==> flow/design.v <==
module    Prgm_Counter(clk, reset, PCsrc, address, PCreg);
input                 PCsrc, clk, reset;
input         [8 : 0] address;
output    reg [7 : 0] PCreg;
wire          [7 : 0] temp;
assign    temp = PCreg + 1;
always@(posedge clk, negedge reset)
begin
    if (reset == 0) begin
        PCreg = 0;
	end
    else begin
        if (PCsrc == 1)
            PCreg = temp + address;
        else
            PCreg = temp;
    end
end
endmodule
module ALU (ALUselect, ALUin1, ALUin2, ALUout);
    input		[3  : 0]	ALUselect;
    input		[15 : 0]	ALUin1, ALUin2;
    output	reg	[15 : 0]	ALUout;
    always@(*) 
    begin 
		if  (ALUselect == 0 || ALUselect == 5 || ALUselect == 7 || ALUselect == 8)
			ALUout = ALUin1 + ALUin2;
		else if (ALUselect == 1) 
			ALUout = ALUin1 << ALUin2;
		else if  (ALUselect == 2) 
			ALUout = ALUin1 >> ALUin2;
		else if (ALUselect == 3)
			ALUout = ALUin1 | ALUin2;
		else  if (ALUselect == 4)
			ALUout = ALUin1 & ALUin2;
		else if (ALUselect == 6)
			ALUout = ALUin2;
		else
			ALUout = 0;
    end
endmodule
module Control_Unit(clk, reset, inst_in, opCode, dst, src1, src2, shamt, iconst, jconst, regWrite, memWrite, PCsrc, memtoReg, ALUsrc);
input					clk, reset;
input		[15 : 0]	inst_in;
output		[3  : 0]	opCode;
output		[5  : 0]	iconst; 
output		[8  : 0]	jconst;
output		[2  : 0]	dst, src1, src2, shamt;
output	reg				regWrite, memWrite, PCsrc, memtoReg;  
output	reg	[1  : 0]	ALUsrc;  
assign	opCode	=	inst_in	[3  :  0];
assign	dst		=	inst_in	[6  :  4];
assign	src1	=	inst_in	[9  :  7];
assign	src2	=	inst_in	[12 : 10];
assign	shamt	=	inst_in	[15 : 13];
assign	iconst	=	inst_in	[15 : 10];
assign	jconst	=	inst_in	[12 :  4];
always@(*) begin
    if (reset == 0) begin
        regWrite	= 0;
        memWrite	= 0;
        PCsrc		= 0;
        memtoReg	= 0;
		ALUsrc		= 0;
    end  
    else begin  
        if (opCode < 4'b 1000)
            regWrite = 1'b 1;
        else
            regWrite = 1'b 0;
        if (opCode == 4'b 1000)
            memWrite = 1'b 1;
        else
            memWrite = 1'b 0;
        if (opCode == 4'b 1001)
            PCsrc = 1'b 1;
        else
            PCsrc = 1'b 0;
        if (opCode == 4'b 0111)
            memtoReg = 1'b 1;
        else
            memtoReg = 1'b 0;   
		if (opCode == 4'b 0101 || opCode == 4'b 0110 || opCode == 4'b 0111 || opCode == 4'b 1000)
			ALUsrc = 2'b 01;
		else if (opCode == 4'b 0001 || opCode == 4'b 0010)
			ALUsrc = 2'b 10;
		else
			ALUsrc = 2'b 00;
    end  
end
endmodule
module DataPath (clk, reset, ALUselect, dst, src1, src2, shamt, iconst, regWrite, memtoReg, memWrite, ALUsrc, reg0, reg1, reg2, reg3, reg4, reg5, reg6, reg7, dataMemValue0, dataMemValue1, dataMemValue2, dataMemValue3, dataMemValue4, dataMemValue5, dataMemValue6, dataMemValue7, ALUout, ALUin1, ALUin2, regDataIn);
output		[15 : 0]	reg0, reg1, reg2, reg3, reg4, reg5, reg6, reg7, dataMemValue0, dataMemValue1, dataMemValue2, dataMemValue3, dataMemValue4, dataMemValue5, dataMemValue6, dataMemValue7, ALUout, ALUin1;
output reg	[15 : 0]	ALUin2;
output reg	[15 : 0]	regDataIn;
input					clk, reset, regWrite, memtoReg, memWrite;
input		[1  : 0]	ALUsrc;
input		[2  : 0]	dst, src1, src2, shamt;
input  		[3  : 0]	ALUselect;
input		[5  : 0]	iconst;
reg			[127 : 0]	regFile;
reg			[511 : 0]	dataMem;
localparam	[511 : 0]	DMEM_RESET = {
	{19{16'd0}},
	16'b 0100, 16'b 0011, 16'b 0010, 16'b 0001, 16'b 0101,	 
	16'b 0101, 16'b 1100, 16'b 1000, 16'b 0011,				 
	16'b 0110, 16'b 0001, 16'b 0010, 16'b 0100				 
};
wire		[15 : 0]	nextData;
wire		[15 : 0]	memReadData;
wire		[15 : 0]	dstData;
wire					memInRange;
assign ALUin1	=	regFile[16*src1 +: 16];
assign dstData	=	regFile[16*dst +: 16];
ALU		DP1	(ALUselect, ALUin1, ALUin2, ALUout);
assign	  reg0 = regFile[  0 +: 16];
assign	  reg1 = regFile[ 16 +: 16];
assign    reg2 = regFile[ 32 +: 16];
assign    reg3 = regFile[ 48 +: 16];
assign    reg4 = regFile[ 64 +: 16];
assign    reg5 = regFile[ 80 +: 16];
assign    reg6 = regFile[ 96 +: 16];
assign    reg7 = regFile[112 +: 16];
assign	  dataMemValue0  = dataMem[  0 +: 16];
assign	  dataMemValue1  = dataMem[ 16 +: 16];
assign    dataMemValue2  = dataMem[ 32 +: 16];
assign    dataMemValue3  = dataMem[ 48 +: 16];
assign    dataMemValue4  = dataMem[ 64 +: 16];
assign    dataMemValue5  = dataMem[ 80 +: 16];
assign    dataMemValue6  = dataMem[ 96 +: 16];
assign    dataMemValue7  = dataMem[112 +: 16];
assign memInRange	=	(ALUout[15 : 5] == 11'd0);
assign memReadData	=	memInRange ? dataMem[16*ALUout[4 : 0] +: 16] : 16'd0;
assign nextData		=	(memtoReg == 1) ? memReadData : ALUout;
always@(posedge clk, negedge reset)
begin
	if (reset == 0) begin
		regFile	<=	128'd0;
		dataMem	<=	DMEM_RESET;
	end  
	else begin
		if (regWrite == 1)
			regFile[16*dst +: 16]			<=	nextData;
		if (memWrite == 1 && memInRange)
			dataMem[16*ALUout[4 : 0] +: 16]	<=	dstData;
	end  
end  
always@(posedge clk)
begin
	if (reset == 1)
		regDataIn	<=	nextData;
end
always@(*)
begin
	if (ALUsrc == 0)
		ALUin2	=	regFile[16*src2 +: 16];
	else if (ALUsrc == 1)
		ALUin2 = {10'd0, iconst};
	else if (ALUsrc == 2)
		ALUin2 = {13'd0, shamt};
	else
		ALUin2 = 16'd0;
end
endmodule
module	CPU(clk, reset, instr, pc, reg0, reg1, reg2, reg3, reg4, reg5, reg6, reg7, dataMemValue0, dataMemValue1, dataMemValue2, dataMemValue3, dataMemValue4, dataMemValue5, dataMemValue6, dataMemValue7, ALUout, ALUin1, ALUin2, regDataIn);
output	[15 : 0]	reg0, reg1, reg2, reg3, reg4, reg5, reg6, reg7, dataMemValue0, dataMemValue1, dataMemValue2, dataMemValue3, dataMemValue4, dataMemValue5, dataMemValue6, dataMemValue7, ALUout, ALUin1, ALUin2, regDataIn;
input				clk, reset;
input	[15 : 0]	instr;
output	[7  : 0]	pc;
wire	[7  : 0]	prgm_cntr;
wire 				PCsrc, regWrite, memWrite, memtoReg;
wire	[1  : 0]	ALUsrc;
wire 	[3  : 0]	opCode;
wire	[2	: 0]	dst, src1, src2, shamt;
wire	[5  : 0]	iconst;
wire	[8  : 0]	jconst;
assign pc		=	prgm_cntr;
Prgm_Counter	C1	(clk, reset, PCsrc, jconst, prgm_cntr);
Control_Unit	C2	(clk, reset, instr, opCode, dst, src1, src2, shamt, iconst, jconst, regWrite, memWrite, PCsrc, memtoReg, ALUsrc);
DataPath		C3	(clk, reset, opCode, dst, src1, src2, shamt, iconst, regWrite, memtoReg, memWrite, ALUsrc, reg0, reg1, reg2, reg3, reg4, reg5, reg6, reg7, dataMemValue0, dataMemValue1, dataMemValue2, dataMemValue3, dataMemValue4, dataMemValue5, dataMemValue6, dataMemValue7, ALUout, ALUin1, ALUin2, regDataIn);
endmodule
Step by step through the tools: CPU
What the tools print for CPU, step after step.
Lines are those of the file above, counted from 1.
Operators carry their Yosys type and port widths (W data, S select, Z words).
Cell names lack the library's common part.
{"block": "setup", "design": "CPU", "clk_port": "clk", "cell_library": "sky130hd", "corner": "tt_025C_1v80"}

After elaboration
Counts by Yosys on the flattened word-level netlist (proc, flatten, opt, wreduce; memories kept). Register bits leave out memories and registers merged into their read ports (data or address); mux counts leave out enables and synchronous resets folded into registers. Print and check cells are left out. Cells with the same type and inputs are merged into one.
{"block": "classes", "n_logic": 8, "n_shift": 10, "equal": 11, "reduce_logical": 11, "compare": 1, "add_sub_neg": 5, "n_mux": 23}
{"block": "ops", "operator": "$shift A16 B33 Y512", "n": 1}
{"block": "ops", "operator": "$shift A16 B33 Y512 const A", "n": 1}
{"block": "ops", "operator": "$shiftx A512 B10 Y16", "n": 1}
{"block": "ops", "operator": "$and A512 B512 Y512", "n": 1}
{"block": "ops", "operator": "$or A512 B512 Y512", "n": 1}
{"block": "ops", "operator": "$not A512 Y512", "n": 1}
{"block": "ops", "operator": "$shiftx A128 B8 Y16", "n": 3}
{"block": "ops", "operator": "$mux W16", "n": 9}
{"block": "ops", "operator": "$and A128 B128 Y128", "n": 1}
{"block": "ops", "operator": "$or A128 B128 Y128", "n": 1}
{"block": "ops", "operator": "$not A128 Y128", "n": 1}
{"block": "ops", "operator": "$shift A16 B33 Y128", "n": 1}
{"block": "ops", "operator": "$shift A16 B33 Y128 const A", "n": 1}
{"block": "ops", "operator": "$neg A7 Y33", "n": 1}
{"block": "ops", "operator": "$neg A9 Y33", "n": 1}
{"block": "ops", "operator": "$add A16 B16 Y16", "n": 1}
{"block": "ops", "operator": "$and A16 B16 Y16", "n": 1}
{"block": "ops", "operator": "$or A16 B16 Y16", "n": 1}
{"block": "ops", "operator": "$shl A16 B16 Y16", "n": 1}
{"block": "ops", "operator": "$shr A16 B16 Y16", "n": 1}
{"block": "ops", "operator": "$eq A4 B3 Y1 const B", "n": 4}
{"block": "ops", "operator": "$logic_not A11 Y1", "n": 1}
{"block": "ops", "operator": "$eq A4 B2 Y1 const B", "n": 2}
{"block": "ops", "operator": "$eq A4 B4 Y1 const B", "n": 2}
{"block": "ops", "operator": "$add A8 B1 Y8 const B", "n": 1}
{"block": "ops", "operator": "$add A8 B8 Y8", "n": 1}
{"block": "ops", "operator": "$mux W8", "n": 1}
{"block": "ops", "operator": "$mux W1", "n": 8}
Other operator kinds: 11; their cells: 19.
{"block": "word_totals", "out_inout_bits": 328, "reg_bits": 664, "elab_cells": 73}

Depth
Yosys ltp: most cells in a row. Word level: on the elaborated netlist, between registers, memories and ports. Mapped: between sequential cells and ports; inverters and the memories' decode and read muxes count.
{"block": "logic_depth", "ltp_word": 21, "abc_area": 0, "ltp_mapped": 32, "mapped_depth_nobuf": 23}

Synthesis result
Yosys stat after the flow's synthesis: flattened, memories mapped to cells. It holds for the ABC_AREA given above (unset counts as 0); a run with the other value may have another netlist.
The area totals of this step are shown rounded.
{"block": "types", "type": "dfrtp_1", "n": 629, "type_area_um2": 1.57E+04}
{"block": "types", "type": "mux2_2", "n": 291, "type_area_um2": 3.28E+03}
{"block": "types", "type": "mux2_1", "n": 258, "type_area_um2": 2.91E+03}
{"block": "types", "type": "nand2_1", "n": 591, "type_area_um2": 2.22E+03}
{"block": "types", "type": "mux4_2", "n": 65, "type_area_um2": 1.46E+03}
{"block": "types", "type": "buf_4", "n": 175, "type_area_um2": 1313.76}
{"block": "types", "type": "mux2i_1", "n": 113, "type_area_um2": 1.13E+03}
{"block": "types", "type": "nand3_1", "n": 125, "type_area_um2": 625.6}
{"block": "types", "type": "o21ai_0", "n": 118, "type_area_um2": 590.566}
{"block": "types", "type": "ha_1", "n": 46, "type_area_um2": 575.552}
{"block": "types", "type": "clkbuf_1", "n": 133, "type_area_um2": 499.229}
{"block": "types", "type": "dfstp_2", "n": 19, "type_area_um2": 499.229}
{"block": "types", "type": "edfxtp_1", "n": 16, "type_area_um2": 480.461}
{"block": "types", "type": "a22oi_1", "n": 63, "type_area_um2": 472.954}
{"block": "types", "type": "a21oi_1", "n": 90, "type_area_um2": 450.432}
{"block": "types", "type": "nor2_1", "n": 99, "type_area_um2": 371.606}
{"block": "types", "type": "o21ai_1", "n": 74, "type_area_um2": 370.355}
{"block": "types", "type": "buf_2", "n": 70, "type_area_um2": 350.336}
Not listed: further types 90, cells in them 687.
{"block": "mapped", "synth_area_um2": 39000, "buf_cells": 406, "mapped_cells": 3662, "flip_flops": 664}
By module: a second synthesis without flattening, with its own total; a netlist apart from the flattened one above.
{"block": "unflattened", "cells_unflattened": 3021, "hier_area_um2": 39000}
Rows give one instance, submodules left out.
{"block": "modules", "module": "DataPath", "n_cells": 2496, "instances": 1, "mod_seq_area_um2": 17000, "mod_area_um2": 35000}
{"block": "modules", "module": "ALU", "n_cells": 403, "instances": 1, "mod_seq_area_um2": 0.0, "mod_area_um2": 3200}
{"block": "modules", "module": "Prgm_Counter", "n_cells": 78, "instances": 1, "mod_seq_area_um2": 200, "mod_area_um2": 750}
{"block": "modules", "module": "Control_Unit", "n_cells": 44, "instances": 1, "mod_seq_area_um2": 0.0, "mod_area_um2": 320}
{"block": "modules", "module": "CPU", "n_cells": 0, "instances": 1, "mod_seq_area_um2": 0.0, "mod_area_um2": 0.0}

Worst setup path after synthesis
Path of least setup slack by OpenSTA after synthesis, without wires, with an ideal clock, recovery checks aside; 20% of the period is set as input and as output delay. Where synthesis merged equal registers, the netlist keeps one of their names.
{"block": "synth_path", "kind": "input to register", "start": "input instr[9]", "end": "register C3.dataMem[454]", "t_first_pin_ps": 1400, "n_path_buf": 7, "stages": 25, "input_delay_ps": 1400, "setup_time_ps": 128, "required_time_ps": 6872, "path_delay_ps": 5858, "period_ps": 7000, "setup_slack_ps": -258, "arrival_ps": 7130, "period_less_setup_slack_ps": 7258}
"path_delay_ps" = arrival - input delay + setup time.
"stages": output pins that drive a net of the path, with the launching flip-flop's if there is one; two outputs of one cell count as two.
"period_less_setup_slack_ps" = period - worst setup slack (recovery checks aside). The figure is calculated, with input and output delays left at 20% of the set period.
The rows between start and end are the longest chain of elaborated cells between them; the timing report does not say that the signal goes this way. Where chains are equally long, one stands for them.
Each line given opens the expression or statement behind the cell; cells for indexed reads and writes are added by Yosys, which also makes memories of some case tables.
Lines with a computed index may be missing from the assigning lines.
{"block": "synth_via", "path_cell_list": "clkbuf_1 > buf_4 > buf_2 > mux4_2 > mux2i_1 > inv_1 > ha_1 > fa_1 > nand2_1 > o21ai_0 > o21ai_1 > a21oi_4 > inv_2 > buf_2 > buf_1 > buf_1 > ha_1 > and3_1 > ha_1 > nor2_2 > o21ai_1 > nor3b_1 > nand2_2 > buf_2 > mux2_1", "elab_chain_len": 12, "cone_cells": 19, "cone_lines": 14}
{"block": "synth_rtl", "element": "start: declaration", "line_no": 168, "text": "input [15 : 0] instr;"}
{"block": "synth_rtl", "element": "$shiftx A128 B8 Y16", "line_no": 113, "text": "assign ALUin1 = regFile[16*src1 +: 16];"}
{"block": "synth_rtl", "element": "$and A16 B16 Y16", "line_no": 35, "text": "ALUout = ALUin1 & ALUin2;"}
{"block": "synth_rtl", "element": "$mux W16", "line_no": 34, "text": "else if (ALUselect == 4)"}
{"block": "synth_rtl", "element": "$mux W16", "line_no": 32, "text": "else if (ALUselect == 3)"}
{"block": "synth_rtl", "element": "$mux W16", "line_no": 30, "text": "else if (ALUselect == 2)"}
{"block": "synth_rtl", "element": "$mux W16", "line_no": 28, "text": "else if (ALUselect == 1)"}
{"block": "synth_rtl", "element": "$mux W16", "line_no": 26, "text": "if (ALUselect == 0 || ALUselect == 5 || ALUselect == 7 || ALUselect == 8)"}
{"block": "synth_rtl", "element": "$neg A9 Y33", "line_no": 145, "text": "dataMem[16*ALUout[4 : 0] +: 16] <= dstData;"}
{"block": "synth_rtl", "element": "$shift A16 B33 Y512", "line_no": 145}
{"block": "synth_rtl", "element": "$not A512 Y512", "line_no": 145}
{"block": "synth_rtl", "element": "$and A512 B512 Y512", "line_no": 145}
{"block": "synth_rtl", "element": "$or A512 B512 Y512", "line_no": 145}
{"block": "synth_rtl", "element": "end: assignment", "line_no": 139, "text": "dataMem <= DMEM_RESET;"}
{"block": "synth_rtl", "element": "end: declaration", "line_no": 102, "text": "reg [511 : 0] dataMem;"}

Timing after layout
From the final timing report of job 2: the path of least setup slack in the routed layout; clock arrival at registers is part of the times.
The path's times are printed in steps of 10 ps; the period is the one set.
{"block": "layout_path", "kind": "input to output", "start": "input instr[3]", "end": "output ALUout[14]", "out_delay_ps": 2040, "required_time_ps": 8160, "setup_slack_ps": 570, "input_delay_ps": 2040, "n_path_buf": 2, "t_first_pin_ps": 2040, "period_ps": 10200, "arrival_ps": 7590, "stages": 17}
The rows between start and end are the longest chain of elaborated cells between them; the timing report does not say that the signal goes this way. Where chains are equally long, one stands for them.
{"block": "layout_via", "path_cell_list": "clkdlybuf4s50_1 > nor2_1 > nor4b_2 > a21o_1 > nor2_4 > ha_1 > fa_1 > a21o_1 > a21oi_1 > o21ai_0 > nor3b_1 > o31ai_1 > o21ai_0 > xor2_1 > nand2_1 > nand4b_1 > clkdlybuf4s50_1", "elab_chain_len": 14, "cone_cells": 36}
{"block": "layout_rtl", "element": "start: declaration", "line_no": 168, "text": "input [15 : 0] instr;"}
{"block": "layout_rtl", "element": "$eq A4 B3 Y1", "line_no": 83, "text": "if (opCode == 4'b 0101 || opCode == 4'b 0110 || opCode == 4'b 0111 || opCode == 4'b 1000)"}
{"block": "layout_rtl", "element": "$logic_or A1 B1 Y1 x3", "line_no": 83}
{"block": "layout_rtl", "element": "$mux W2", "line_no": 83}
{"block": "layout_rtl", "element": "$mux W2", "line_no": 59, "text": "if (reset == 0) begin"}
{"block": "layout_rtl", "element": "$eq A2 B2 Y1", "line_no": 159, "text": "else if (ALUsrc == 2)"}
{"block": "layout_rtl", "element": "$mux W3", "line_no": 159}
{"block": "layout_rtl", "element": "$mux W6", "line_no": 157, "text": "else if (ALUsrc == 1)"}
{"block": "layout_rtl", "element": "$mux W16", "line_no": 155, "text": "if (ALUsrc == 0)"}
{"block": "layout_rtl", "element": "$shr A16 B16 Y16", "line_no": 31, "text": "ALUout = ALUin1 >> ALUin2;"}
{"block": "layout_rtl", "element": "$mux W16", "line_no": 30, "text": "else if (ALUselect == 2)"}
{"block": "layout_rtl", "element": "$mux W16", "line_no": 28, "text": "else if (ALUselect == 1)"}
{"block": "layout_rtl", "element": "$mux W16", "line_no": 26, "text": "if (ALUselect == 0 || ALUselect == 5 || ALUselect == 7 || ALUselect == 8)"}
{"block": "layout_rtl", "element": "end: declaration", "line_no": 166, "text": "output [15 : 0] reg0, reg1, reg2, reg3, reg4, reg5, reg6, reg7, dataMemValue0, dataMemValue1, dataMemValue2, d ..."}

Subject: CPU on sky130hd, stored results

Hello all,

CPU through Yosys and OpenROAD on sky130hd: 3 stored runs, unordered, with their settings and measured results. The constraints put input and output delay at 20% of the set period each and load the outputs with 0.01 pF.
By "worst_path_allowed_less_slack_ps" is meant the share of the clock period that the worst setup path is allowed (20% is reserved at inputs, 20% at outputs), minus its slack. Clock arrival times at its registers enter into it.
"power.total_uw": no workload was simulated; the value follows from the tool's default switching activity.
"worst_path_allowed_less_slack_ps" is known to 10 ps.
The results are shown rounded.

{"run": "job 1", "settings": { "CELL_PAD_IN_SITES_DETAIL_PLACEMENT": 1, "CORE_ASPECT_RATIO": 0.52, "CORE_MARGIN": 3, "CORE_UTILIZATION": 48, "CTS_CLUSTER_DIAMETER": 66, "CTS_CLUSTER_SIZE": 11, "MAX_ROUTING_LAYER": "met5", "MIN_ROUTING_LAYER": "met2", "PLACE_DENSITY_LB_ADDON": 0.15, "SLEW_MARGIN": 40, "TNS_END_PERCENT": 30, "period_ns": 6.23, "CAP_MARGIN": 20 }, "outcome": "no results, routing failed with GRT-0116"}
{"run": "job 2", "settings": { "CAP_MARGIN": 35, "CORE_ASPECT_RATIO": 0.61, "CORE_UTILIZATION": 60, "CTS_CLUSTER_DIAMETER": 327, "GPL_ROUTABILITY_DRIVEN": 1, "HOLD_SLACK_MARGIN": -0.03, "MAX_ROUTING_LAYER": "met4", "PLACE_DENSITY": 0.53, "SETUP_SLACK_MARGIN": -0.25, "SLEW_MARGIN": 40, "TNS_END_PERCENT": 90, "period_ns": 10.2, "CORE_MARGIN": 2 }, "results": { "die_area_um2": 66000, "power.total_uw": 7600, "post_synth_area_um2": 39000, "worst_path_allowed_less_slack_ps": 5550, "worstPathKind": "input to output", "worst_setup_slack_ps": 570, "final_stdcell_area_um2": 44000 }}
{"run": "job 3", "settings": { "ABC_AREA": 1, "CAP_MARGIN": 35, "CELL_PAD_IN_SITES_GLOBAL_PLACEMENT": 2, "CORE_ASPECT_RATIO": 1.42, "CORE_UTILIZATION": 70, "CTS_CLUSTER_DIAMETER": 327, "CTS_CLUSTER_SIZE": 24, "GPL_ROUTABILITY_DRIVEN": 0, "GPL_TIMING_DRIVEN": 0, "HOLD_SLACK_MARGIN": -0.03, "MAX_ROUTING_LAYER": "met4", "MIN_ROUTING_LAYER": "met2", "PLACE_DENSITY_LB_ADDON": 0.29, "SETUP_SLACK_MARGIN": 0.93, "SLEW_MARGIN": 25, "TNS_END_PERCENT": 90, "period_ns": 10.2, "CORE_MARGIN": 2 }, "outcome": "no results, placement failed with FLW-0024"}

Thanks
